==> flow/design.v <==
module regfile(clock,raddr1,rout1,raddr2,rout2,wen,waddr,win);
    input clock;    
    input wen; 
    input [15:0] win;
    input [2:0] raddr1,raddr2;
    input [2:0] waddr;
    output [15:0] rout1,rout2;
    reg [15:0] ram[7:0];
    assign rout1 = ram[raddr1];
    assign rout2 = ram[raddr2];
    always @(posedge clock) 
    begin
        ram[0]<=16'b0;
        if (wen) 
        begin
            if(waddr!=0) ram[waddr]<= win;
        end
    end
endmodule
module fetch_module(clock,reset,brbus,inst,imem_addr,imem_data);
    input clock;
    input reset;
    input [17:0]brbus;
    output [11:0]imem_addr;  
    input [15:0]imem_data;   
    output [15:0]inst;  
    reg [15:0]inst;
    reg [15:0] pc;
    wire brbus_valid;  
    wire brbus_taken;  
    wire [15:0]brbus_offset;
    assign brbus_valid=brbus[17];
    assign brbus_taken=brbus[16];
    assign brbus_offset=brbus[15:0];
    wire [15:0]rom_out;
    assign imem_addr=pc[12:1];
    assign rom_out=imem_data;
    reg rom_en;
    always @(posedge clock) begin
        if(reset==1) begin
            rom_en<=0;
        end
        else begin
            rom_en<=1;
        end
    end
    always @(posedge clock) begin
        if(reset==1) begin
            pc<=0;
        end
        else if(brbus_taken==1) begin
            pc<=pc+brbus_offset;
        end
        else if(brbus_valid==1) begin
            pc<=pc+2;
        end
    end
    always @(posedge clock) begin
        if(reset==1) begin
            inst<=0;
        end
        else begin
            inst<=(rom_en==1)? rom_out:16'h0000;
        end
    end
endmodule  
module decode_module(clock,reset,inst,ex_dest,mem_dest,wb_dest,wbbus,brbus,idbus);
    input clock;
    input reset;
    input [15:0]inst;
    input [2:0] ex_dest,mem_dest,wb_dest;
    input [19:0]wbbus;
    output [55:0]idbus;
    reg [55:0] idbus;
    output [17:0]brbus;
    wire wbbus_valid;
    wire [2:0]wbbus_dest;
    wire [15:0]wbbus_value;
    reg idbus_valid;
    wire [3:0]idbus_op;
    wire [2:0]idbus_dest;
    wire [15:0]idbus_value1;
    wire [15:0]idbus_value2;
    wire [15:0]idbus_stvalue;
    reg brbus_valid;
    reg brbus_taken;
    reg [15:0]brbus_offset;
    assign wbbus_valid=wbbus[19];
    assign wbbus_dest=wbbus[18:16];
    assign wbbus_value=wbbus[15:0];
    reg [15:0] inst_save;
    reg inst_save_valid;
    always @(posedge clock) begin
        if(reset==1) begin
            inst_save<=0;
            inst_save_valid<=1'b0;
        end
        else begin
            if(brbus_valid==1) begin
                inst_save<=0;
                inst_save_valid<=1'b0;
            end
            else if(inst_save_valid==1'b0) begin
                inst_save<=inst;
                inst_save_valid<=1'b1;
            end
        end
    end
    reg [15:0] cur_inst;
    always @(*) begin
        if(inst_save_valid==0) begin
            cur_inst<=inst;
        end
        else begin
            cur_inst<=inst_save;
        end
    end
    reg [2:0]reg_rd_addr2;
    always @(*) begin
        if(cur_inst[15:12]==4'b1011) begin  
            reg_rd_addr2<=cur_inst[11:9];
        end
        else begin
            reg_rd_addr2<=cur_inst[5:3];
        end
    end
    regfile registers(.clock(clock),.raddr1(cur_inst[8:6]),.rout1(idbus_value1),.raddr2(reg_rd_addr2),
                .rout2(idbus_value2),.wen(wbbus_valid),.waddr(wbbus_dest),.win(wbbus_value));
    assign idbus_stvalue={{11{cur_inst[5]}},cur_inst[4:0]};
    assign idbus_op=cur_inst[15:12];
    assign idbus_dest=cur_inst[11:9];
    reg reset_over;
    always @(posedge clock) begin
        if(reset==1) begin
            reset_over<=0;
        end
        else begin
            reset_over<=1;
        end
    end
    always @(*) begin
        if(reset_over==1) begin
            brbus_valid<=1'b1;
        end
        else begin
            brbus_valid<=1'b0;
        end
        if((cur_inst[8:6]!=0)&&((cur_inst[8:6]==ex_dest)||(cur_inst[8:6]==mem_dest)||(cur_inst[8:6]==wb_dest))) begin
            brbus_valid<=1'b0;
        end
        if(cur_inst[15:14]!=4'b11) begin
            if((cur_inst[11:9]!=0)&&((cur_inst[11:9]==ex_dest)||(cur_inst[11:9]==mem_dest)||(cur_inst[11:9]==wb_dest))) begin
                brbus_valid<=1'b0;
            end
            if((cur_inst[15]==1'b0)||(cur_inst[15:12]==4'b1000)) begin
                if((cur_inst[5:3]!=0)&&((cur_inst[5:3]==ex_dest)||(cur_inst[5:3]==mem_dest)||(cur_inst[5:3]==wb_dest))) begin
                    brbus_valid<=1'b0;
                end
            end
        end
    end
    always @(*) begin
        brbus_taken<=1'b0;
        brbus_offset<=16'h0000;
        if(cur_inst[15:14]==2'b11) begin  
            if((cur_inst[8:6]==0)||((cur_inst[8:6]!=ex_dest)&&(cur_inst[8:6]!=mem_dest)&&(cur_inst[8:6]!=wb_dest))) begin
                case(cur_inst[10:9])
                    2'b00: begin  
                        if(idbus_value1==0) begin
                            brbus_taken<=1'b1;
                            brbus_offset<={{11{cur_inst[5]}},cur_inst[4:0]};
                        end
                    end
                    2'b01: begin  
                        if((idbus_value1[15]==0)&&(idbus_value1[14:0]!=0)) begin
                            brbus_taken<=1'b1;
                            brbus_offset<={{11{cur_inst[5]}},cur_inst[4:0]};
                        end
                    end
                    2'b10: begin  
                        if((idbus_value1[15]==1)||(idbus_value1==0)) begin
                            brbus_taken<=1'b1;
                            brbus_offset<={{11{cur_inst[5]}},cur_inst[4:0]};
                        end
                    end
                endcase
            end
        end
    end
    always @(posedge clock) begin
        if(reset==1) begin
            idbus_valid<=0;
        end
        else begin
            idbus_valid<=brbus_valid;
        end
    end
    assign brbus[17]=brbus_valid;
    assign brbus[16]=brbus_taken;
    assign brbus[15:0]=brbus_offset;
    always @(posedge clock) begin
        if(reset==1) begin
            idbus<=0;
        end
        else begin
            idbus[55]<=brbus_valid;
            idbus[54:51]<=idbus_op;
            idbus[50:48]<=idbus_dest;
            idbus[47:32]<=idbus_value1;
            idbus[31:16]<=idbus_value2;
            idbus[15:0]<=idbus_stvalue;
        end
    end
endmodule
module alu_module(clock,reset,idbus,exbus,ex_dest);
    input clock;
    input reset;
    input [55:0]idbus;
    output [39:0]exbus;
    reg [39:0]exbus;
    output [2:0]ex_dest;
    reg [2:0]ex_dest;
    wire idbus_valid;
    wire [3:0]idbus_op;
    wire [2:0]idbus_dest;
    wire [15:0]idbus_value1;
    wire [15:0]idbus_value2;
    wire [15:0]idbus_stvalue;
    reg exbus_valid;
    reg [3:0]exbus_op;
    reg [2:0]exbus_dest;
    reg [15:0]exbus_exresult;
    reg [15:0]exbus_stvalue;
    assign idbus_valid=idbus[55];
    assign idbus_op=idbus[54:51];
    assign idbus_dest=idbus[50:48];
    assign idbus_value1=idbus[47:32];
    assign idbus_value2=idbus[31:16];
    assign idbus_stvalue=idbus[15:0];
    always @(*) begin
        if(idbus_valid==1) begin
            ex_dest<=idbus_dest;
        end
        else begin
            ex_dest<=0;
        end
    end
    always @(*) begin
        exbus_valid<=0;
        exbus_op<=0;
        exbus_dest<=0;
        exbus_exresult<=16'h0000;
        exbus_stvalue<=16'h0000;
        if(idbus_valid==1'b1) begin
            exbus_valid<=1;
            exbus_op<=idbus_op;
            exbus_dest<=idbus_dest;
            case(idbus_op)
                4'b0001: begin  
                    exbus_exresult<=idbus_value1+idbus_value2;
                end
                4'b0010: begin  
                    exbus_exresult<=idbus_value1-idbus_value2;
                end
                4'b0011: begin  
                    exbus_exresult<=idbus_value1&idbus_value2;
                end
                4'b0100: begin  
                    exbus_exresult<=idbus_value1|idbus_value2;
                end
                4'b0101: begin  
                    exbus_exresult<=~idbus_value1;
                end
                4'b0110: begin  
                    exbus_exresult<=idbus_value1<<idbus_value2[3:0];
                end
                4'b0111: begin  
                    exbus_exresult<=(~(16'hffff>>idbus_value2[3:0]))|(idbus_value1>>idbus_value2[3:0]);
                end
                4'b1000: begin  
                    exbus_exresult<=idbus_value1>>idbus_value2[3:0];
                end
                4'b1001: begin  
                    exbus_exresult<=idbus_value1+idbus_stvalue;
                end
                4'b1010: begin  
                    exbus_exresult<=idbus_value1+idbus_stvalue;
                end
                4'b1011: begin  
                    exbus_exresult<=idbus_value1+idbus_stvalue;
                    exbus_stvalue<=idbus_value2;
                end
            endcase
        end
    end
    always @(posedge clock) begin
        if(reset==1) begin
            exbus<=0;
        end
        else begin
            exbus[39]<=exbus_valid;
            exbus[38:35]<=exbus_op;
            exbus[34:32]<=exbus_dest;
            exbus[31:16]<=exbus_exresult;
            exbus[15:0]<=exbus_stvalue;
        end
    end
endmodule 
module mem_module(clock,reset,exbus,membus,mem_dest,dmem_addr,dmem_we,dmem_wdata,dmem_rdata);
    input clock;
    input reset;
    output [11:0]dmem_addr;   
    output dmem_we;           
    output [15:0]dmem_wdata;  
    input [15:0]dmem_rdata;   
    input [39:0]exbus;
    output [39:0]membus;
    reg [39:0] membus;
    output [2:0]mem_dest;
    reg [2:0]mem_dest;
    wire exbus_valid;
    wire [3:0]exbus_op;
    wire [2:0]exbus_dest;
    wire [15:0]exbus_exresult;
    wire [15:0]exbus_stvalue;
    wire membus_valid;
    wire [3:0]membus_op;
    wire [2:0]membus_dest;
    wire [15:0]membus_exresult;
    wire [15:0]membus_memresult;
    assign exbus_valid=exbus[39];
    assign exbus_op=exbus[38:35];
    assign exbus_dest=exbus[34:32];
    assign exbus_exresult=exbus[31:16];
    assign exbus_stvalue=exbus[15:0];
    always @(*) begin
        if(exbus_valid==1) begin
            mem_dest<=exbus_dest;
        end
        else begin
            mem_dest<=0;
        end
end
    reg rd_wr;  
    always @(*) begin
        rd_wr<=0;
        if(exbus_op==4'b1011) begin  
            rd_wr<=1;
        end
    end
    assign membus_valid=exbus_valid;
    assign membus_op=exbus_op;
    assign membus_dest=exbus_dest;
    assign membus_exresult=exbus_exresult;
    assign dmem_addr=exbus_exresult[11:0];
    assign dmem_we=rd_wr;
    assign dmem_wdata=exbus_stvalue;
    assign membus_memresult=dmem_rdata;
    always @(posedge clock) begin
        if(reset==1) begin
            membus<=0;
        end
        else begin
            membus[39]<=membus_valid;
            membus[38:35]<=membus_op;
            membus[34:32]<=membus_dest;
            membus[31:16]<=membus_exresult;
            membus[15:0]<=membus_memresult;
        end
    end
endmodule 
module wb_module(clock,reset,membus,wbbus,wb_dest);
    input clock;
    input reset;
    input [39:0]membus;
    output [19:0]wbbus;
    reg [19:0]wbbus;
    output [2:0]wb_dest;
    reg [2:0]wb_dest;
    wire membus_valid;
    wire [3:0]membus_op;
    wire [2:0]membus_dest;
    wire [15:0]membus_exresult;
    wire [15:0]membus_memresult;
    reg wbbus_valid;
    reg [2:0]wbbus_dest;
    reg [15:0]wbbus_value;
    assign membus_valid=membus[39];
    assign membus_op=membus[38:35];
    assign membus_dest=membus[34:32];
    assign membus_exresult=membus[31:16];
    assign membus_memresult=membus[15:0];
    always @(*) begin
        if(membus_valid==1) begin
            wb_dest<=membus_dest;
        end
        else begin
            wb_dest<=0;
        end
    end
    always @(*) begin
        wbbus_valid<=0;
        wbbus_dest<=0;
        wbbus_value<=0;
        if(membus_valid==1) begin
            if((membus_op[3]==1'b0)||((membus_op[3:2]==2'b10)&&(membus_op[1:0]!=2'b11))) begin
                wbbus_valid<=1;
                wbbus_dest<=membus_dest;
                wbbus_value<=(membus_op[3:1]==3'b101)? membus_memresult:membus_exresult;
            end
        end
    end
    always @(*) begin
        wbbus[19]<=wbbus_valid;
        wbbus[18:16]<=wbbus_dest;
        wbbus[15:0]<=wbbus_value;
    end
endmodule
module cpu(clock,reset,imem_addr,imem_data,dmem_addr,dmem_we,dmem_wdata,dmem_rdata);
    input clock;
    input reset;
    output [11:0]imem_addr;
    input [15:0]imem_data;
    output [11:0]dmem_addr;
    output dmem_we;
    output [15:0]dmem_wdata;
    input [15:0]dmem_rdata;
    wire [17:0]brbus;
    wire [15:0]inst;
    wire [2:0] ex_dest,mem_dest,wb_dest;
    wire [19:0]wbbus;
    wire [55:0]idbus;
    wire [39:0]exbus;
    wire [39:0]membus;
    fetch_module fetch(.clock(clock),.reset(reset),.brbus(brbus),.inst(inst),.imem_addr(imem_addr),.imem_data(imem_data));
    decode_module decode(.clock(clock),.reset(reset),.inst(inst),.ex_dest(ex_dest),.mem_dest(mem_dest),
                        .wb_dest(wb_dest),.wbbus(wbbus),.brbus(brbus),.idbus(idbus));
    alu_module alu(.clock(clock),.reset(reset),.idbus(idbus),.exbus(exbus),.ex_dest(ex_dest));
    mem_module mem(.clock(clock),.reset(reset),.exbus(exbus),.membus(membus),.mem_dest(mem_dest),
                   .dmem_addr(dmem_addr),.dmem_we(dmem_we),.dmem_wdata(dmem_wdata),.dmem_rdata(dmem_rdata));
    wb_module wb(.clock(clock),.reset(reset),.membus(membus),.wbbus(wbbus),.wb_dest(wb_dest));
endmodule
Reports on cpu
What the tools print for cpu, step after step.
Lines are those of the file above, counted from 1.
Operators carry their Yosys type and port widths (W data, S select, Z words).
Cell names lack the library's common part.
{"block": "setup", "top": "cpu", "clock": "clock", "cell_library": "sky130hd", "pvt_corner": "tt_025C_1v80"}

Word-level counts
Yosys after proc, flatten, opt, wreduce and memory -nomap, before mapping. Memory bits, and registers merged into a memory's read port (data or address), are not among the register bits. Print and check cells are not counted. Equal cells are merged and count once.
Memory sizes are those after Yosys's memory passes, which may raise the word count (mostly to a power of two), join words into wider ones and drop unused or constant bits.
{"block": "word_totals", "clocked_rd_ports_x_width": 16, "ram_bits": 128, "rom_bits": 0, "latchBits": 0, "memories": 1, "regBits": 160, "out_inout_bits": 41}
{"block": "classes", "logic": 11, "shift": 3, "div_mod_pow": 0, "add_sub_neg": 5, "reduce_logical": 31, "equal": 33, "cmp": 0, "muxes": 42, "mul": 0}
{"block": "mem_list", "memory": "decode.registers.ram", "words": 8, "word_bits": 16, "rd": 2, "wr": 2, "line": 8, "source": "reg [15:0] ram[7:0];"}
{"block": "op_table", "op": "$mux W16", "count": 13}
{"block": "op_table", "op": "$pmux W16 S9", "count": 1}
{"block": "op_table", "op": "$add A16 B16 Y16", "count": 3}
{"block": "op_table", "op": "$pmux W16 S3", "count": 1}
{"block": "op_table", "op": "$or A16 B16 Y16", "count": 2}
{"block": "op_table", "op": "$not A16 Y16", "count": 2}
{"block": "op_table", "op": "$eq A4 B4 Y1 const B", "count": 7}
{"block": "op_table", "op": "$eq A3 B3 Y1", "count": 9}
{"block": "op_table", "op": "$mux W3", "count": 8}
{"block": "op_table", "op": "$mux W1", "count": 18}
{"block": "op_table", "op": "$sub A16 B16 Y16", "count": 1}
{"block": "op_table", "op": "$and A16 B16 Y16", "count": 1}
{"block": "op_table", "op": "$add A16 B2 Y16 const B", "count": 1}
{"block": "op_table", "op": "$shl A16 B4 Y16", "count": 1}
{"block": "op_table", "op": "$shr A16 B4 Y16", "count": 1}
{"block": "op_table", "op": "$shr A16 B4 Y16 const A", "count": 1}
{"block": "op_table", "op": "$logic_not A16 Y1", "count": 1}
{"block": "op_table", "op": "$eq A4 B3 Y1 const B", "count": 4}
{"block": "op_table", "op": "$reduce_bool A15 Y1", "count": 1}
{"block": "op_table", "op": "$reduce_bool A3 Y1", "count": 4}
{"block": "op_table", "op": "$logic_or A1 B1 Y1", "count": 10}
{"block": "op_table", "op": "$ne A3 B3 Y1", "count": 3}
{"block": "op_table", "op": "$eq A4 B2 Y1 const B", "count": 2}
{"block": "op_table", "op": "$logic_and A1 B1 Y1", "count": 7}
{"block": "op_table", "op": "$not A1 Y1", "count": 6}
{"block": "op_table", "op": "$eq A2 B2 Y1 const B", "count": 3}
{"block": "op_table", "op": "$reduce_or A2 Y1", "count": 3}
{"block": "op_table", "op": "$reduce_or A3 Y1", "count": 2}
Not listed: further kinds 8, cells in them 9.

Longest topological paths
Longest topological path by Yosys (ltp), each cell counted once; first at word level (registers and memories cut), then after technology mapping (sequential cells cut; the memories' decode and read muxes count).
{"block": "depth", "depth_word": 12, "abc_area": 0, "mapped_depth": 25, "depth_no_buf": 20}

Synthesis result
Yosys stat after the flow's synthesis: flattened, memories mapped to cells. It holds for the ABC_AREA given above (unset counts as 0); a run with the other value may have another netlist.
{"block": "by_type", "type": "dfxtp_1", "count": 189, "area_total_um2": 3.78E+03}
{"block": "by_type", "type": "edfxtp_1", "count": 112, "area_total_um2": 3.36E+03}
{"block": "by_type", "type": "mux4_2", "count": 43, "area_total_um2": 968.429}
{"block": "by_type", "type": "mux2i_1", "count": 80, "area_total_um2": 800.768}
{"block": "by_type", "type": "nor2_1", "count": 196, "area_total_um2": 735.706}
{"block": "by_type", "type": "a21oi_1", "count": 107, "area_total_um2": 535.514}
{"block": "by_type", "type": "o21ai_0", "count": 95, "area_total_um2": 475.456}
{"block": "by_type", "type": "ha_1", "count": 32, "area_total_um2": 400.384}
{"block": "by_type", "type": "nand2_1", "count": 106, "area_total_um2": 397.882}
{"block": "by_type", "type": "buf_4", "count": 44, "area_total_um2": 330.317}
{"block": "by_type", "type": "nor2b_1", "count": 52, "area_total_um2": 325.312}
{"block": "by_type", "type": "xnor2_1", "count": 35, "area_total_um2": 306.544}
{"block": "by_type", "type": "and2_1", "count": 46, "area_total_um2": 287.776}
{"block": "by_type", "type": "clkbuf_1", "count": 64, "area_total_um2": 240.23}
{"block": "by_type", "type": "o211ai_1", "count": 24, "area_total_um2": 180.173}
{"block": "by_type", "type": "a221oi_1", "count": 18, "area_total_um2": 157.651}
{"block": "by_type", "type": "a21o_1", "count": 20, "area_total_um2": 150.144}
{"block": "by_type", "type": "nor3_1", "count": 30, "area_total_um2": 150.144}
Not listed: further types 58, cells in them 294.
{"block": "mapped", "synth_area_um2": 15745.1, "sequential_area_um2": 7146.9, "ff_cells": 301, "stdcells": 1587}
By module: a second synthesis without flattening, with its own total; a netlist apart from the flattened one above.
{"block": "hier_totals", "cells_unflattened": 1488, "hier_area_um2": 16712.3}
Each row is one instance without its submodules.
{"block": "modules", "mod": "regfile", "n_cells": 255, "mod_area_um2": 5883.1, "instances": 1}
{"block": "modules", "mod": "alu_module", "n_cells": 600, "mod_area_um2": 4508.1, "instances": 1}
{"block": "modules", "mod": "decode_module", "n_cells": 263, "mod_area_um2": 2786.4, "instances": 1}
{"block": "modules", "mod": "fetch_module", "n_cells": 188, "mod_area_um2": 1747.9, "instances": 1}
{"block": "modules", "mod": "mem_module", "n_cells": 116, "mod_area_um2": 1395.1, "instances": 1}
{"block": "modules", "mod": "wb_module", "n_cells": 66, "mod_area_um2": 391.6, "instances": 1}
{"block": "modules", "mod": "cpu", "n_cells": 0, "mod_area_um2": 0.0, "instances": 1}

Timing after synthesis
Source: OpenSTA report_checks on the synthesized netlist (no wires, ideal clock, input and output delay 20% of the period each), path of least setup slack; recovery checks are left aside. Register names are those of the netlist, which keeps one name where synthesis merged equal registers.
{"block": "synth_path", "kind": "register to register", "from": "reg decode.inst_save_valid", "to": "reg fetch.pc[12]", "path_slack_ns": 2.842, "path_stages": 26, "required_time_ns": 7.927, "t_arrival_ns": 5.085, "n_path_buf": 5, "period_ns": 8.0, "launch_ns": 0.000, "path_delay_ns": 5.158, "setup_ns": 0.073, "period_less_setup_slack_ns": 5.158}
"path_delay_ns" is the arrival time less input delay plus setup time.
"path_stages" counts driving pins, that of a launching flip-flop among them; a cell with two outputs on the path counts twice.
"period_less_setup_slack_ns" is the clock period less the worst setup slack; recovery checks do not enter. This is arithmetic on one report: input and output delays are still those of the set period (20% each).
The rows between start and end are the longest chain of elaborated cells between them; the timing report does not say that the signal goes this way. Where chains are equally long, one stands for them.
A line is the first line of the expression or statement that the cell stems from. Yosys adds cells for indexed reads and writes and turns some case tables into memories.
At most two assigning lines are given for a register; there are more.
{"block": "synth_via", "cell_sequence": "dfxtp_1 buf_6 mux2_4 buf_4 buf_2 mux2i_1 o22ai_1 a21oi_1 nand4_1 nor4_2 mux2i_1 and2_1 buf_2 buf_6 nor2_1 ha_1 fa_1 a21oi_1 o21ai_0 and2_1 o41ai_1 o21ai_0 o41ai_1 xor2_1 a211o_1 o211ai_2", "elab_chain_len": 12}
{"block": "synth_lines", "element": "start, declared", "line": 92, "source": "reg inst_save_valid;"}
{"block": "synth_lines", "element": "start, assigned", "line": 96, "source": "inst_save_valid<=1'b0;"}
{"block": "synth_lines", "element": "start, assigned", "line": 101, "source": "inst_save_valid<=1'b0;"}
{"block": "synth_lines", "element": "$mux W16", "line": 111, "source": "if(inst_save_valid==0) begin"}
{"block": "synth_lines", "element": "$eq A3 B3 Y1", "line": 148, "source": "if((cur_inst[8:6]!=0)&&((cur_inst[8:6]==ex_dest)||(cur_inst[8:6]==mem_dest)||(cur_inst[8:6]==wb_dest))) begin"}
{"block": "synth_lines", "element": "$logic_or A1 B1 Y1 (2 in a row)", "line": 148}
{"block": "synth_lines", "element": "$logic_and A1 B1 Y1", "line": 148}
{"block": "synth_lines", "element": "$mux W1", "line": 148}
{"block": "synth_lines", "element": "$mux W1", "line": 152, "source": "if((cur_inst[11:9]!=0)&&((cur_inst[11:9]==ex_dest)||(cur_inst[11:9]==mem_dest)||(cur_inst[11:9]==wb_dest))) be ..."}
{"block": "synth_lines", "element": "$mux W1", "line": 156, "source": "if((cur_inst[5:3]!=0)&&((cur_inst[5:3]==ex_dest)||(cur_inst[5:3]==mem_dest)||(cur_inst[5:3]==wb_dest))) begin"}
{"block": "synth_lines", "element": "$mux W1", "line": 155, "source": "if((cur_inst[15]==1'b0)||(cur_inst[15:12]==4'b1000)) begin"}
{"block": "synth_lines", "element": "$mux W1", "line": 151, "source": "if(cur_inst[15:14]!=4'b11) begin"}
{"block": "synth_lines", "element": "$mux W16", "line": 54, "source": "else if(brbus_valid==1) begin"}
{"block": "synth_lines", "element": "$mux W16", "line": 51, "source": "else if(brbus_taken==1) begin"}
{"block": "synth_lines", "element": "end, assigned", "line": 52, "source": "pc<=pc+brbus_offset;"}
{"block": "synth_lines", "element": "end, assigned", "line": 55, "source": "pc<=pc+2;"}
{"block": "synth_lines", "element": "end, declared", "line": 28, "source": "reg [15:0] pc;"}

Path in the finished layout
Path of least setup slack in the final report of run 1 (OpenROAD, finished layout, wires in). Where an end is a register, its clock arrival counts in the times.
{"block": "layout_path", "kind": "register to register", "from": "reg decode.inst_save_valid", "to": "reg fetch.pc[12]", "setup_ns": 0.07, "path_slack_ns": 2.00, "period_ns": 9.16, "t_arrival_ns": 7.62, "launch_ns": 0.54, "path_stages": 23, "n_path_buf": 2, "required_time_ns": 9.62}
The rows between start and end are the longest chain of elaborated cells between them; the timing report does not say that the signal goes this way. Where chains are equally long, one stands for them.
At most two assigning lines are given for a register; there are more.
{"block": "layout_via", "cell_sequence": "dfxtp_2 buf_6 mux2_2 nand2_2 o22ai_1 a21oi_1 nand4_1 nor4_2 mux2i_1 buf_4 and2_2 nor2_1 ha_1 fa_1 a21oi_1 o21ai_0 and2_1 o41ai_2 o21ai_0 o41ai_1 xor2_1 a211o_1 o211ai_2", "elab_chain_len": 12}
{"block": "layout_lines", "element": "start, declared", "line": 92, "source": "reg inst_save_valid;"}
{"block": "layout_lines", "element": "start, assigned", "line": 96, "source": "inst_save_valid<=1'b0;"}
{"block": "layout_lines", "element": "start, assigned", "line": 101, "source": "inst_save_valid<=1'b0;"}
{"block": "layout_lines", "element": "$mux W16", "line": 111, "source": "if(inst_save_valid==0) begin"}
{"block": "layout_lines", "element": "$eq A3 B3 Y1", "line": 148, "source": "if((cur_inst[8:6]!=0)&&((cur_inst[8:6]==ex_dest)||(cur_inst[8:6]==mem_dest)||(cur_inst[8:6]==wb_dest))) begin"}
{"block": "layout_lines", "element": "$logic_or A1 B1 Y1 (2 in a row)", "line": 148}
{"block": "layout_lines", "element": "$logic_and A1 B1 Y1", "line": 148}
{"block": "layout_lines", "element": "$mux W1", "line": 148}
{"block": "layout_lines", "element": "$mux W1", "line": 152, "source": "if((cur_inst[11:9]!=0)&&((cur_inst[11:9]==ex_dest)||(cur_inst[11:9]==mem_dest)||(cur_inst[11:9]==wb_dest))) be ..."}
{"block": "layout_lines", "element": "$mux W1", "line": 156, "source": "if((cur_inst[5:3]!=0)&&((cur_inst[5:3]==ex_dest)||(cur_inst[5:3]==mem_dest)||(cur_inst[5:3]==wb_dest))) begin"}
{"block": "layout_lines", "element": "$mux W1", "line": 155, "source": "if((cur_inst[15]==1'b0)||(cur_inst[15:12]==4'b1000)) begin"}
{"block": "layout_lines", "element": "$mux W1", "line": 151, "source": "if(cur_inst[15:14]!=4'b11) begin"}
{"block": "layout_lines", "element": "$mux W16", "line": 54, "source": "else if(brbus_valid==1) begin"}
{"block": "layout_lines", "element": "$mux W16", "line": 51, "source": "else if(brbus_taken==1) begin"}
{"block": "layout_lines", "element": "end, assigned", "line": 52, "source": "pc<=pc+brbus_offset;"}
{"block": "layout_lines", "element": "end, assigned", "line": 55, "source": "pc<=pc+2;"}
{"block": "layout_lines", "element": "end, declared", "line": 28, "source": "reg [15:0] pc;"}

--- measured runs ---
Measured data: module cpu, platform sky130hd, 3 stored runs of the flow under differing settings, order arbitrary. Input and output delays are each 20% of the period that was set; the output load is 0.01 pF.
By "worst_path_ns" is meant the share of the clock period that the worst setup path is allowed (20% is reserved at inputs, 20% at outputs), minus its slack. Clock arrival times at its registers enter into it.
By "power_total_w" is meant OpenSTA's value without simulated activity: inputs other than the clock are taken to toggle once in ten clock periods, and the tool carries that through the logic.

{"run": "run 1", "settings": { "ABC_AREA": 0, "CAP_MARGIN": 15, "CELL_PAD_IN_SITES_DETAIL_PLACEMENT": 2, "CORE_ASPECT_RATIO": 1.22, "CORE_MARGIN": 10, "CORE_UTILIZATION": 47, "GPL_ROUTABILITY_DRIVEN": 1, "MIN_ROUTING_LAYER": "met1", "PLACE_DENSITY_LB_ADDON": 0.12, "SETUP_SLACK_MARGIN": 1.89, "TNS_END_PERCENT": 30, "period_ns": 9.16, "SLEW_MARGIN": 20 }, "results": { "setup_worst_slack_ns": 2.000, "final_setup_tns_ns": 0.000, "design_die_area_um2": 41258.3, "hold_worst_slack_ns": 0.460, "finish.stdcell_area_um2": 17788.3, "worst_path_ns": 7.16, "critical_path_kind": "register to register", "power_total_w": 0.003382, "synthesis_area_um2": 15745.1 }}
{"run": "run 2", "settings": { "ABC_AREA": 0, "CAP_MARGIN": 0, "CELL_PAD_IN_SITES_DETAIL_PLACEMENT": 2, "CELL_PAD_IN_SITES_GLOBAL_PLACEMENT": 1, "CORE_ASPECT_RATIO": 0.68, "CORE_MARGIN": 6, "CORE_UTILIZATION": 39, "CTS_CLUSTER_DIAMETER": 122, "CTS_CLUSTER_SIZE": 61, "GPL_ROUTABILITY_DRIVEN": 0, "GPL_TIMING_DRIVEN": 0, "MAX_ROUTING_LAYER": "met5", "MIN_ROUTING_LAYER": "met2", "SETUP_SLACK_MARGIN": 1.98, "SLEW_MARGIN": 10, "TNS_END_PERCENT": 55, "period_ns": 8.7 }, "results": { "hold_worst_slack_ns": 0.442, "setup_worst_slack_ns": 2.190, "synthesis_area_um2": 15745.1, "worst_path_ns": 6.51, "critical_path_kind": "register to register", "power_total_w": 0.002955, "final_setup_tns_ns": 0.000, "finish.stdcell_area_um2": 18038.6, "design_die_area_um2": 45428.2 }}
{"run": "run 3", "settings": { "CAP_MARGIN": 0, "CELL_PAD_IN_SITES_DETAIL_PLACEMENT": 2, "CORE_ASPECT_RATIO": 0.86, "CORE_MARGIN": 10, "CORE_UTILIZATION": 28, "CTS_CLUSTER_SIZE": 39, "MIN_ROUTING_LAYER": "met1", "PLACE_DENSITY_LB_ADDON": 0.29, "SETUP_SLACK_MARGIN": 0.13, "TNS_END_PERCENT": 5, "period_ns": 4.04, "SLEW_MARGIN": 20 }, "results": { "design_die_area_um2": 66145.6, "setup_worst_slack_ns": -1.181, "finish.stdcell_area_um2": 19871.6, "worst_path_ns": 5.22, "critical_path_kind": "register to register", "power_total_w": 0.008114, "final_setup_tns_ns": -7.365, "hold_worst_slack_ns": 0.452, "synthesis_area_um2": 15745.1 }}
--- end ---
